==> flow/design.v <==
`timescale 1ns / 1ps
module RNG(
    input               CLK,
    input               RST,
    input               RND_IN,
    output reg [7:0]    OUT,
    output reg          WE,
    input               FULL
);
reg [7:0]           RND_DAT;
reg [2:0]           RND_SHIFT;
reg                 RND_CNT;
reg [15:0]          start;
reg                 tog;
reg                 rd;
reg                 rd_ok;
reg                 init;
reg [63:0]          l0_0;
reg [64:0]          l0_1;
reg [65:0]          l0_2;
reg [63:0]          l1_0;
reg [64:0]          l1_1;
reg [65:0]          l1_2;
reg [63:0]          l2_0;
reg [64:0]          l2_1;
reg [65:0]          l2_2;
reg [63:0]          l3_0;
reg [64:0]          l3_1;
reg [65:0]          l3_2;
reg [63:0]          l4_0;
reg [64:0]          l4_1;
reg [65:0]          l4_2;
reg [63:0]          l5_0;
reg [64:0]          l5_1;
reg [65:0]          l5_2;
reg [63:0]          l6_0;
reg [64:0]          l6_1;
reg [65:0]          l6_2;
reg [63:0]          l7_0;
reg [64:0]          l7_1;
reg [65:0]          l7_2;
reg [15:0]          i_cnt;
reg [3:0]           upd;
always @(posedge CLK)
begin
    if (!RST) begin
        rd_ok <= 0;
        i_cnt <= 0;
        init <= 0;
        upd <= 0;
        WE <= 0;
    end else begin
        if (init == 0) begin
            rd_ok <= 0;
            if (i_cnt == 208)
                init = 1;
            else if (rd == 1) begin
                rd_ok <= 1;
                i_cnt <= i_cnt + 1;
                case (i_cnt)
                    0:   l0_0[7:0]   <= RND_DAT;
                    1:   l0_0[15:8]  <= RND_DAT;
                    2:   l0_0[23:16] <= RND_DAT;
                    3:   l0_0[31:24] <= RND_DAT;
                    4:   l0_0[39:32] <= RND_DAT;
                    5:   l0_0[47:40] <= RND_DAT;
                    6:   l0_0[55:48] <= RND_DAT;
                    7:   l0_0[63:56] <= RND_DAT;
                    8:   l0_1[7:0]   <= RND_DAT;
                    9:   l0_1[15:8]  <= RND_DAT;
                    10:  l0_1[23:16] <= RND_DAT;
                    11:  l0_1[31:24] <= RND_DAT;
                    12:  l0_1[39:32] <= RND_DAT;
                    13:  l0_1[47:40] <= RND_DAT;
                    14:  l0_1[55:48] <= RND_DAT;
                    15:  l0_1[63:56] <= RND_DAT;
                    16:  l0_1[64]    <= RND_DAT[3];
                    17:  l0_2[7:0]   <= RND_DAT;
                    18:  l0_2[15:8]  <= RND_DAT;
                    19:  l0_2[23:16] <= RND_DAT;
                    20:  l0_2[31:24] <= RND_DAT;
                    21:  l0_2[39:32] <= RND_DAT;
                    22:  l0_2[47:40] <= RND_DAT;
                    23:  l0_2[55:48] <= RND_DAT;
                    24:  l0_2[63:56] <= RND_DAT;
                    25:  l0_2[65:64] <= RND_DAT[5:4];
                    26:  l1_0[7:0]   <= RND_DAT;
                    27:  l1_0[15:8]  <= RND_DAT;
                    28:  l1_0[23:16] <= RND_DAT;
                    29:  l1_0[31:24] <= RND_DAT;
                    30:  l1_0[39:32] <= RND_DAT;
                    31:  l1_0[47:40] <= RND_DAT;
                    32:  l1_0[55:48] <= RND_DAT;
                    33:  l1_0[63:56] <= RND_DAT;
                    34:  l1_1[7:0]   <= RND_DAT;
                    35:  l1_1[15:8]  <= RND_DAT;
                    36:  l1_1[23:16] <= RND_DAT;
                    37:  l1_1[31:24] <= RND_DAT;
                    38:  l1_1[39:32] <= RND_DAT;
                    39:  l1_1[47:40] <= RND_DAT;
                    40:  l1_1[55:48] <= RND_DAT;
                    41:  l1_1[63:56] <= RND_DAT;
                    42:  l1_1[64]    <= RND_DAT[1];
                    43:  l1_2[7:0]   <= RND_DAT;
                    44:  l1_2[15:8]  <= RND_DAT;
                    45:  l1_2[23:16] <= RND_DAT;
                    46:  l1_2[31:24] <= RND_DAT;
                    47:  l1_2[39:32] <= RND_DAT;
                    48:  l1_2[47:40] <= RND_DAT;
                    49:  l1_2[55:48] <= RND_DAT;
                    50:  l1_2[63:56] <= RND_DAT;
                    51:  l1_2[65:64] <= RND_DAT[7:6];
                    52:  l2_0[7:0]   <= RND_DAT;
                    53:  l2_0[15:8]  <= RND_DAT;
                    54:  l2_0[23:16] <= RND_DAT;
                    55:  l2_0[31:24] <= RND_DAT;
                    56:  l2_0[39:32] <= RND_DAT;
                    57:  l2_0[47:40] <= RND_DAT;
                    58:  l2_0[55:48] <= RND_DAT;
                    59:  l2_0[63:56] <= RND_DAT;
                    60:  l2_1[7:0]   <= RND_DAT;
                    61:  l2_1[15:8]  <= RND_DAT;
                    62:  l2_1[23:16] <= RND_DAT;
                    63:  l2_1[31:24] <= RND_DAT;
                    64:  l2_1[39:32] <= RND_DAT;
                    65:  l2_1[47:40] <= RND_DAT;
                    66:  l2_1[55:48] <= RND_DAT;
                    67:  l2_1[63:56] <= RND_DAT;
                    68:  l2_1[64]    <= RND_DAT[0];
                    69:  l2_2[7:0]   <= RND_DAT;
                    70:  l2_2[15:8]  <= RND_DAT;
                    71:  l2_2[23:16] <= RND_DAT;
                    72:  l2_2[31:24] <= RND_DAT;
                    73:  l2_2[39:32] <= RND_DAT;
                    74:  l2_2[47:40] <= RND_DAT;
                    75:  l2_2[55:48] <= RND_DAT;
                    76:  l2_2[63:56] <= RND_DAT;
                    77:  l2_2[65:64] <= RND_DAT[3:2];
                    78:  l3_0[7:0]   <= RND_DAT;
                    79:  l3_0[15:8]  <= RND_DAT;
                    80:  l3_0[23:16] <= RND_DAT;
                    81:  l3_0[31:24] <= RND_DAT;
                    82:  l3_0[39:32] <= RND_DAT;
                    83:  l3_0[47:40] <= RND_DAT;
                    84:  l3_0[55:48] <= RND_DAT;
                    85:  l3_0[63:56] <= RND_DAT;
                    86:  l3_1[7:0]   <= RND_DAT;
                    87:  l3_1[15:8]  <= RND_DAT;
                    88:  l3_1[23:16] <= RND_DAT;
                    89:  l3_1[31:24] <= RND_DAT;
                    90:  l3_1[39:32] <= RND_DAT;
                    91:  l3_1[47:40] <= RND_DAT;
                    92:  l3_1[55:48] <= RND_DAT;
                    93:  l3_1[63:56] <= RND_DAT;
                    94:  l3_1[64]    <= RND_DAT[7];
                    95:  l3_2[7:0]   <= RND_DAT;
                    96:  l3_2[15:8]  <= RND_DAT;
                    97:  l3_2[23:16] <= RND_DAT;
                    98:  l3_2[31:24] <= RND_DAT;
                    99:  l3_2[39:32] <= RND_DAT;
                    100: l3_2[47:40] <= RND_DAT;
                    101: l3_2[55:48] <= RND_DAT;
                    102: l3_2[63:56] <= RND_DAT;
                    103: l3_2[65:64] <= RND_DAT[1:0];
                    104:  l4_0[7:0]   <= RND_DAT;
                    105: l4_0[15:8]  <= RND_DAT;
                    106: l4_0[23:16] <= RND_DAT;
                    107: l4_0[31:24] <= RND_DAT;
                    108: l4_0[39:32] <= RND_DAT;
                    109: l4_0[47:40] <= RND_DAT;
                    110: l4_0[55:48] <= RND_DAT;
                    111: l4_0[63:56] <= RND_DAT;
                    112: l4_1[7:0]   <= RND_DAT;
                    113: l4_1[15:8]  <= RND_DAT;
                    114: l4_1[23:16] <= RND_DAT;
                    115: l4_1[31:24] <= RND_DAT;
                    116: l4_1[39:32] <= RND_DAT;
                    117: l4_1[47:40] <= RND_DAT;
                    118: l4_1[55:48] <= RND_DAT;
                    119: l4_1[63:56] <= RND_DAT;
                    120: l4_1[64]    <= RND_DAT[3];
                    121: l4_2[7:0]   <= RND_DAT;
                    122: l4_2[15:8]  <= RND_DAT;
                    123: l4_2[23:16] <= RND_DAT;
                    124: l4_2[31:24] <= RND_DAT;
                    125: l4_2[39:32] <= RND_DAT;
                    126: l4_2[47:40] <= RND_DAT;
                    127: l4_2[55:48] <= RND_DAT;
                    128: l4_2[63:56] <= RND_DAT;
                    129: l4_2[65:64] <= RND_DAT[5:4];
                    130: l5_0[7:0]   <= RND_DAT;
                    131: l5_0[15:8]  <= RND_DAT;
                    132: l5_0[23:16] <= RND_DAT;
                    133: l5_0[31:24] <= RND_DAT;
                    134: l5_0[39:32] <= RND_DAT;
                    135: l5_0[47:40] <= RND_DAT;
                    136: l5_0[55:48] <= RND_DAT;
                    137: l5_0[63:56] <= RND_DAT;
                    138: l5_1[7:0]   <= RND_DAT;
                    139: l5_1[15:8]  <= RND_DAT;
                    140: l5_1[23:16] <= RND_DAT;
                    141: l5_1[31:24] <= RND_DAT;
                    142: l5_1[39:32] <= RND_DAT;
                    143: l5_1[47:40] <= RND_DAT;
                    144: l5_1[55:48] <= RND_DAT;
                    145: l5_1[63:56] <= RND_DAT;
                    146: l5_1[64]    <= RND_DAT[1];
                    147: l5_2[7:0]   <= RND_DAT;
                    148: l5_2[15:8]  <= RND_DAT;
                    149: l5_2[23:16] <= RND_DAT;
                    150: l5_2[31:24] <= RND_DAT;
                    151: l5_2[39:32] <= RND_DAT;
                    152: l5_2[47:40] <= RND_DAT;
                    153: l5_2[55:48] <= RND_DAT;
                    154: l5_2[63:56] <= RND_DAT;
                    155: l5_2[65:64] <= RND_DAT[7:6];
                    156: l6_0[7:0]   <= RND_DAT;
                    157: l6_0[15:8]  <= RND_DAT;
                    158: l6_0[23:16] <= RND_DAT;
                    159: l6_0[31:24] <= RND_DAT;
                    160: l6_0[39:32] <= RND_DAT;
                    161: l6_0[47:40] <= RND_DAT;
                    162: l6_0[55:48] <= RND_DAT;
                    163: l6_0[63:56] <= RND_DAT;
                    164: l6_1[7:0]   <= RND_DAT;
                    165: l6_1[15:8]  <= RND_DAT;
                    166: l6_1[23:16] <= RND_DAT;
                    167: l6_1[31:24] <= RND_DAT;
                    168: l6_1[39:32] <= RND_DAT;
                    169: l6_1[47:40] <= RND_DAT;
                    170: l6_1[55:48] <= RND_DAT;
                    171: l6_1[63:56] <= RND_DAT;
                    172: l6_1[64]    <= RND_DAT[0];
                    173: l6_2[7:0]   <= RND_DAT;
                    174: l6_2[15:8]  <= RND_DAT;
                    175: l6_2[23:16] <= RND_DAT;
                    176: l6_2[31:24] <= RND_DAT;
                    177: l6_2[39:32] <= RND_DAT;
                    178: l6_2[47:40] <= RND_DAT;
                    179: l6_2[55:48] <= RND_DAT;
                    180: l6_2[63:56] <= RND_DAT;
                    181: l6_2[65:64] <= RND_DAT[3:2];
                    182: l7_0[7:0]   <= RND_DAT;
                    183: l7_0[15:8]  <= RND_DAT;
                    184: l7_0[23:16] <= RND_DAT;
                    185: l7_0[31:24] <= RND_DAT;
                    186: l7_0[39:32] <= RND_DAT;
                    187: l7_0[47:40] <= RND_DAT;
                    188: l7_0[55:48] <= RND_DAT;
                    189: l7_0[63:56] <= RND_DAT;
                    190: l7_1[7:0]   <= RND_DAT;
                    191: l7_1[15:8]  <= RND_DAT;
                    192: l7_1[23:16] <= RND_DAT;
                    193: l7_1[31:24] <= RND_DAT;
                    194: l7_1[39:32] <= RND_DAT;
                    195: l7_1[47:40] <= RND_DAT;
                    196: l7_1[55:48] <= RND_DAT;
                    197: l7_1[63:56] <= RND_DAT;
                    198: l7_1[64]    <= RND_DAT[7];
                    199: l7_2[7:0]   <= RND_DAT;
                    200: l7_2[15:8]  <= RND_DAT;
                    201: l7_2[23:16] <= RND_DAT;
                    202: l7_2[31:24] <= RND_DAT;
                    203: l7_2[39:32] <= RND_DAT;
                    204: l7_2[47:40] <= RND_DAT;
                    205: l7_2[55:48] <= RND_DAT;
                    206: l7_2[63:56] <= RND_DAT;
                    207: l7_2[65:64] <= RND_DAT[1:0];
                endcase
            end
        end else begin
            rd_ok <= 0;
            WE <= 0;
            if (FULL == 0) begin
                WE <= 1;
                OUT <= { l7_0[0] ^ l7_1[0], l6_0[0] ^ l6_1[0], l5_0[0] ^ l5_1[0], l4_0[0] ^ l4_1[0], l3_0[0] ^ l3_1[0], l2_0[0] ^ l2_1[0], l1_0[0] ^ l1_1[0], l0_0[0] ^ l0_1[0]};
                l7_2 <= (l7_2 >> 1) | ((l7_2[0] ^ l7_2[1] ^ l7_2[9] ^ l7_2[10]) << 65);
                l6_2 <= (l6_2 >> 1) | ((l6_2[0] ^ l6_2[1] ^ l6_2[9] ^ l6_2[10]) << 65);
                l5_2 <= (l5_2 >> 1) | ((l5_2[0] ^ l5_2[1] ^ l5_2[9] ^ l5_2[10]) << 65);
                l4_2 <= (l4_2 >> 1) | ((l4_2[0] ^ l4_2[1] ^ l4_2[9] ^ l4_2[10]) << 65);
                l3_2 <= (l3_2 >> 1) | ((l3_2[0] ^ l3_2[1] ^ l3_2[9] ^ l3_2[10]) << 65);
                l2_2 <= (l2_2 >> 1) | ((l2_2[0] ^ l2_2[1] ^ l2_2[9] ^ l2_2[10]) << 65);
                l1_2 <= (l1_2 >> 1) | ((l1_2[0] ^ l1_2[1] ^ l1_2[9] ^ l1_2[10]) << 65);
                l0_2 <= (l0_2 >> 1) | ((l0_2[0] ^ l0_2[1] ^ l0_2[9] ^ l0_2[10]) << 65);
                if (l7_2[0] == 0)
                    l7_0 <= (l7_0 >> 1) | ((l7_0[0] ^ l7_0[1] ^ l7_0[3] ^ l7_0[4]) << 63);
                else
                    l7_1 <= (l7_1 >> 1) | ((l7_1[0] ^ l7_1[18]) << 64);
                if (l6_2[0] == 0)
                    l6_0 <= (l6_0 >> 1) | ((l6_0[0] ^ l6_0[1] ^ l6_0[3] ^ l6_0[4]) << 63);
                else
                    l6_1 <= (l6_1 >> 1) | ((l6_1[0] ^ l6_1[18]) << 64);
                if (l5_2[0] == 0)
                    l5_0 <= (l5_0 >> 1) | ((l5_0[0] ^ l5_0[1] ^ l5_0[3] ^ l5_0[4]) << 63);
                else
                    l5_1 <= (l5_1 >> 1) | ((l5_1[0] ^ l5_1[18]) << 64);
                if (l4_2[0] == 0)
                    l4_0 <= (l4_0 >> 1) | ((l4_0[0] ^ l4_0[1] ^ l4_0[3] ^ l4_0[4]) << 63);
                else
                    l4_1 <= (l4_1 >> 1) | ((l4_1[0] ^ l4_1[18]) << 64);
                if (l3_2[0] == 0)
                    l3_0 <= (l3_0 >> 1) | ((l3_0[0] ^ l3_0[1] ^ l3_0[3] ^ l3_0[4]) << 63);
                else
                    l3_1 <= (l3_1 >> 1) | ((l3_1[0] ^ l3_1[18]) << 64);
                if (l2_2[0] == 0)
                    l2_0 <= (l2_0 >> 1) | ((l2_0[0] ^ l2_0[1] ^ l2_0[3] ^ l2_0[4]) << 63);
                else
                    l2_1 <= (l2_1 >> 1) | ((l2_1[0] ^ l2_1[18]) << 64);
                if (l1_2[0] == 0)
                    l1_0 <= (l1_0 >> 1) | ((l1_0[0] ^ l1_0[1] ^ l1_0[3] ^ l1_0[4]) << 63);
                else
                    l1_1 <= (l1_1 >> 1) | ((l1_1[0] ^ l1_1[18]) << 64);
                if (l0_2[0] == 0)
                    l0_0 <= (l0_0 >> 1) | ((l0_0[0] ^ l0_0[1] ^ l0_0[3] ^ l0_0[4]) << 63);
                else
                    l0_1 <= (l0_1 >> 1) | ((l0_1[0] ^ l0_1[18]) << 64);
            end else begin
                if (rd == 1) begin
                    rd_ok <= 1;
                    upd <= upd + 1;
                    case (upd)
                        0:  l0_0[9:2] <= RND_DAT;
                        1:  l1_0[9:2] <= RND_DAT;
                        2:  l2_0[9:2] <= RND_DAT;
                        3:  l3_0[9:2] <= RND_DAT;
                        4:  l4_0[9:2] <= RND_DAT;
                        5:  l5_0[9:2] <= RND_DAT;
                        6:  l6_0[9:2] <= RND_DAT;
                        7:  l7_0[9:2] <= RND_DAT;
                        8:  l0_1[9:2] <= RND_DAT;
                        9:  l1_1[9:2] <= RND_DAT;
                        10: l2_1[9:2] <= RND_DAT;
                        11: l3_1[9:2] <= RND_DAT;
                        12: l4_1[9:2] <= RND_DAT;
                        13: l5_1[9:2] <= RND_DAT;
                        14: l6_1[9:2] <= RND_DAT;
                        15: l7_1[9:2] <= RND_DAT;
                    endcase
                end
            end
        end
    end
end
always @(posedge CLK)
begin
    if (!RST) begin
        RND_SHIFT <= 0;
        start <= 0;
        tog <= 0;
        rd <= 0;
        RND_CNT <= 0;
        RND_DAT <= 0;
    end else begin
        RND_CNT <= !RND_CNT;
        if (rd_ok)
            rd <= 0;
        if (RND_IN == 0) begin
            tog <= 0;
        end else if (tog == 0) begin
            tog <= 1;
            RND_SHIFT <= RND_SHIFT + 1;
            RND_DAT[RND_SHIFT] <= RND_DAT[RND_SHIFT] ^ RND_CNT;
            if (RND_SHIFT == 0) begin
                if (start < 1024)
                    start <= start + 1;
                else begin
                    rd <= 1;
                end
            end
        end
    end
end
endmodule
### Step by step through the tools: RNG

Tool output for the design above, in the order of the flow.
Line numbers count from 1 in the design file above.
Operators carry their Yosys type and port widths (W data, S select, Z words).
Cell names lack the library's common part.
A cell with n/a has no value.

| design | value |
|---|---|
| top module | RNG |
| clock input | CLK |
| cell library | sky130hd |
| corner | tt_025C_1v80 |

### Elaborated design

Counts by Yosys on the flattened word-level netlist (proc, flatten, opt, wreduce; memories kept). Register bits leave out memories and registers merged into their read ports (data or address). Print and check cells are left out. Cells with the same type and inputs are merged into one.

| bit counts | value |
|---|---|
| register bits | 1621 |
| input bits | 4 |
| word-level cells | 2534 |

| cells by class | value |
|---|---|
| $add $sub $neg | 5 |
| $lt $le $gt $ge | 1 |
| equality and inequality tests | 274 |
| shift-type cells | 3 |
| muxes and demuxes | 1444 |
| bitwise logic cells | 96 |
| reduce/logical cells | 459 |

Operators with widths:

| cell | count |
|---|---|
| $mux W8 | 896 |
| $mux W6 | 224 |
| $eq A16 B8 Y1 const B | 81 |
| $eq A16 B7 Y1 const B | 64 |
| $reduce_and A6 Y1 | 136 |
| $or A65 B66 Y66 | 8 |
| $mux W2 | 264 |
| $or A64 B65 Y65 | 8 |
| $eq A16 B6 Y1 const B | 32 |
| $or A63 B64 Y64 | 8 |
| $reduce_bool A2 Y1 | 209 |
| $reduce_and A5 Y1 | 72 |
| $eq A16 B5 Y1 const B | 16 |
| $reduce_and A7 Y1 | 32 |
| $eq A16 B4 Y1 const B | 8 |
| $ne A3 B2 Y1 const B | 24 |
| $xor A1 B1 Y1 | 65 |
| $eq A16 B3 Y1 const B | 4 |
| $mux W1 | 60 |
| $add A16 B1 Y16 const B | 2 |
| $eq A16 B2 Y1 const B | 2 |
| $eq A4 B4 Y1 const B | 8 |
| $ne A3 B3 Y1 const B | 8 |
| $ne A2 B2 Y1 const B | 10 |
| $ne A2 B1 Y1 const B | 9 |
| $eq A16 B1 Y1 const B | 1 |
| $lt A16 B11 Y1 const B | 1 |
| $logic_not A16 Y1 | 1 |

Not listed: further kinds 19, cells in them 29.

### Logic depth

Longest topological path by Yosys (ltp), each cell counted once; first at word level (registers and memories cut), then after technology mapping (sequential cells cut; the memories' decode and read muxes count).

| logic depth | value |
|---|---|
| word-level depth | 7 |
| ABC_AREA | 0 |
| gate-level depth with buffers | 8 |

### After synthesis

The flow's flattened synthesis, as Yosys stat reports it; memories are mapped. The netlist is that of the ABC_AREA named above (0 if unset); the other value can give another one.

| synthesis totals | value |
|---|---|
| standard cells after synthesis | 5999 |
| cell area after synthesis | 0.0669867 sq mm |
| area of sequential cells | 0.0481462 sq mm |
| flip-flops | 1621 |

Cells by type:

| cell type | count |
|---|---|
| edfxtp_1 | 1568 |
| nand2_1 | 2960 |
| clkbuf_1 | 383 |
| dfxtp_1 | 53 |
| a21o_1 | 128 |
| a21oi_1 | 190 |
| nor2_1 | 172 |
| xor2_1 | 49 |
| and2_1 | 54 |
| o21ai_0 | 56 |
| xnor2_1 | 32 |
| o21a_1 | 28 |
| ha_1 | 15 |
| nand4_1 | 27 |
| buf_1 | 38 |
| nand3_1 | 27 |
| nand2b_1 | 20 |
| nor2b_1 | 18 |

Not listed: further types 34, cells in them 181.

### Timing after synthesis

Path of least setup slack by OpenSTA after synthesis, without wires, with an ideal clock, recovery checks aside; 20% of the period is set as input and as output delay. Where synthesis merged equal registers, the netlist keeps one of their names.

| timing path post-synthesis | value |
|---|---|
| path kind | input to register |
| start point | input FULL |
| end point | register l0_2[48] |
| period | 5.0 ns |
| input delay | 1.000 ns |
| launch time at the first pin | 1.000 ns |
| data arrival time | 2.392 ns |
| data required time | 4.630 ns |
| path slack | 2.238 ns |
| delay of the path | 1.762 ns |
| driving pins on the path | 6 |
| path buffers | 3 |
| synthesis period reached | 2.762 ns |

"delay of the path" is the arrival time less input delay plus setup time.
"driving pins on the path" counts driving pins, that of a launching flip-flop among them; a cell with two outputs on the path counts twice.
"synthesis period reached" is the clock period less the worst setup slack; recovery checks do not enter. This is arithmetic on one report: input and output delays are still those of the set period (20% each).
The rows between start and end are the longest chain of elaborated cells between them; the timing report does not say that the signal goes this way. Where chains are equally long, one stands for them.
A line is the first line of the expression or statement that the cell stems from. Yosys adds cells for indexed reads and writes and turns some case tables into memories.
The path ends at the enable pin of a flip-flop; only ways to that pin are counted.

| on the way, post-synthesis | value |
|---|---|
| cell sequence | clkbuf_1 -> nor2b_1 -> clkbuf_1 -> clkbuf_1 -> a31oi_1 -> nor2_1 |
| cells in the longest elaborated chain | 2 |

RTL lines, path post-synthesis:

| element | RTL line | text |
|---|---|---|
| from (decl) | 8 | `input               FULL` |
| $ne A2 B2 Y1 | n/a |  |
| $reduce_and A5 Y1 | n/a |  |
| to (assign) | 84 | `23:  l0_2[55:48] <= RND_DAT;` |
| to (assign) | 284 | `l0_2 <= (l0_2 >> 1) \| ((l0_2[0] ^ l0_2[1] ^ l0_2[9] ^ l0_2[10]) << 65);` |
| to (decl) | 20 | `reg [65:0]          l0_2;` |

### Path in the finished layout

From the final timing report of entry A: the path of least setup slack in the routed layout; clock arrival at registers is part of the times.

| timing path after layout | value |
|---|---|
| path kind | register to register |
| start point | register init |
| end point | register l3_0[19] |
| period | 6.07 ns |
| launch time at the first pin | 0.81 ns |
| data arrival time | 4.29 ns |
| data required time | 6.54 ns |
| path slack | 2.25 ns |
| driving pins on the path | 5 |
| path buffers | 1 |

The rows between start and end are the longest chain of elaborated cells between them; the timing report does not say that the signal goes this way. Where chains are equally long, one stands for them.
The path ends at the enable pin of a flip-flop; only ways to that pin are counted.

| on the way, after layout | value |
|---|---|
| cell sequence | dfxtp_4 -> buf_4 -> nand2_4 -> nor2_1 -> o21a_1 |
| cells in the longest elaborated chain | 2 |

RTL lines, path after layout:

| element | RTL line | text |
|---|---|---|
| from (decl) | 17 | `reg                 init;` |
| from (assign) | 49 | `init <= 0;` |
| from (assign) | 56 | `init = 1;` |
| $reduce_bool A2 Y1 | n/a |  |
| $reduce_and A6 Y1 | n/a |  |
| to (assign) | 141 | `80:  l3_0[23:16] <= RND_DAT;` |
| to (assign) | 302 | `l3_0 <= (l3_0 >> 1) \| ((l3_0[0] ^ l3_0[1] ^ l3_0[3] ^ l3_0[4]) << 63);` |
| to (decl) | 27 | `reg [63:0]          l3_0;` |

Data sheet: physical implementation of RNG

Stored flow runs of RNG (6 of them; Yosys, OpenROAD, sky130hd). They differ in their settings and are not a sequence. Constraints: input delay and output delay 20% of the set period each, output load 0.01 pF.
"clock period reached" means the clock period less the worst setup slack. The figure is calculated, with input and output delays left at 20% of the set period.
"power consumption" rests on the timing tool's default activity at the inputs, not on a simulated workload.
Among the settings, n/a means not set for that run.

| run name | CELL_PAD_IN_SITES_DETAIL_PLACEMENT | CORE_UTILIZATION | CTS_CLUSTER_DIAMETER | GPL_TIMING_DRIVEN | MAX_ROUTING_LAYER | SETUP_SLACK_MARGIN | period_ns | CAP_MARGIN | CORE_MARGIN | SLEW_MARGIN | ABC_AREA | CTS_CLUSTER_SIZE | HOLD_SLACK_MARGIN | MIN_ROUTING_LAYER | PLACE_DENSITY | TNS_END_PERCENT | GPL_ROUTABILITY_DRIVEN | CORE_ASPECT_RATIO | area of the synthesized netlist (sq mm) | area inside the die boundary (sq mm) | post-layout utilization | worst setup slack after layout (ns) | total negative setup slack (ns) | worst hold slack after layout (ns) | power consumption (mW) | clock period reached (ns) |
|---|---|---|---|---|---|---|---|---|---|---|---|---|---|---|---|---|---|---|---|---|---|---|---|---|---|---|
| entry A | 1 | 29 | 247 | 1 | met5 | 1.5 | 6.07 | 20 | 2 | 20 | n/a | n/a | n/a | n/a | n/a | n/a | n/a | n/a | 0.0669867 | 0.234847 | 0.328 | 2.249 | 0.000 | 0.462 | 22.817 | 3.821 |
| entry B | n/a | 17 | 242 | n/a | n/a | 0.32 | 5.07 | 20 | 2 | 35 | 1 | 83 | -0.04 | met1 | 0.85 | 50 | n/a | n/a | 0.0672445 | 0.4006 | 0.187 | 1.450 | 0.000 | 0.444 | 19.992 | 3.620 |
| entry C | n/a | 58 | n/a | 1 | n/a | n/a | 2.98 | 20 | 2 | 20 | 0 | n/a | n/a | n/a | n/a | n/a | 1 | n/a | 0.0669867 | 0.118229 | 0.659 | 0.108 | 0.000 | 0.263 | 45.809 | 2.872 |
| entry D | 2 | 23 | n/a | 0 | met5 | n/a | 2.42 | 20 | 2 | 0 | n/a | 26 | n/a | n/a | n/a | n/a | n/a | 1.59 | 0.0669867 | 0.295697 | 0.288 | -0.486 | -388.990 | 0.393 | 57.120 | 2.906 |
| entry E | n/a | 40 | n/a | n/a | n/a | n/a | 3.64 | 20 | 2 | 20 | n/a | n/a | n/a | n/a | 0.6 | n/a | n/a | n/a | 0.0669867 | 0.170755 | 0.45 | 0.415 | 0.000 | 0.364 | 37.301 | 3.225 |
| entry F | n/a | 40 | n/a | n/a | n/a | n/a | 2.16 | 10 | 2 | 0 | 1 | n/a | n/a | n/a | 0.6 | 50 | n/a | n/a | 0.0672445 | 0.171408 | 0.477 | -0.128 | -64.282 | 0.340 | 65.364 | 2.288 |
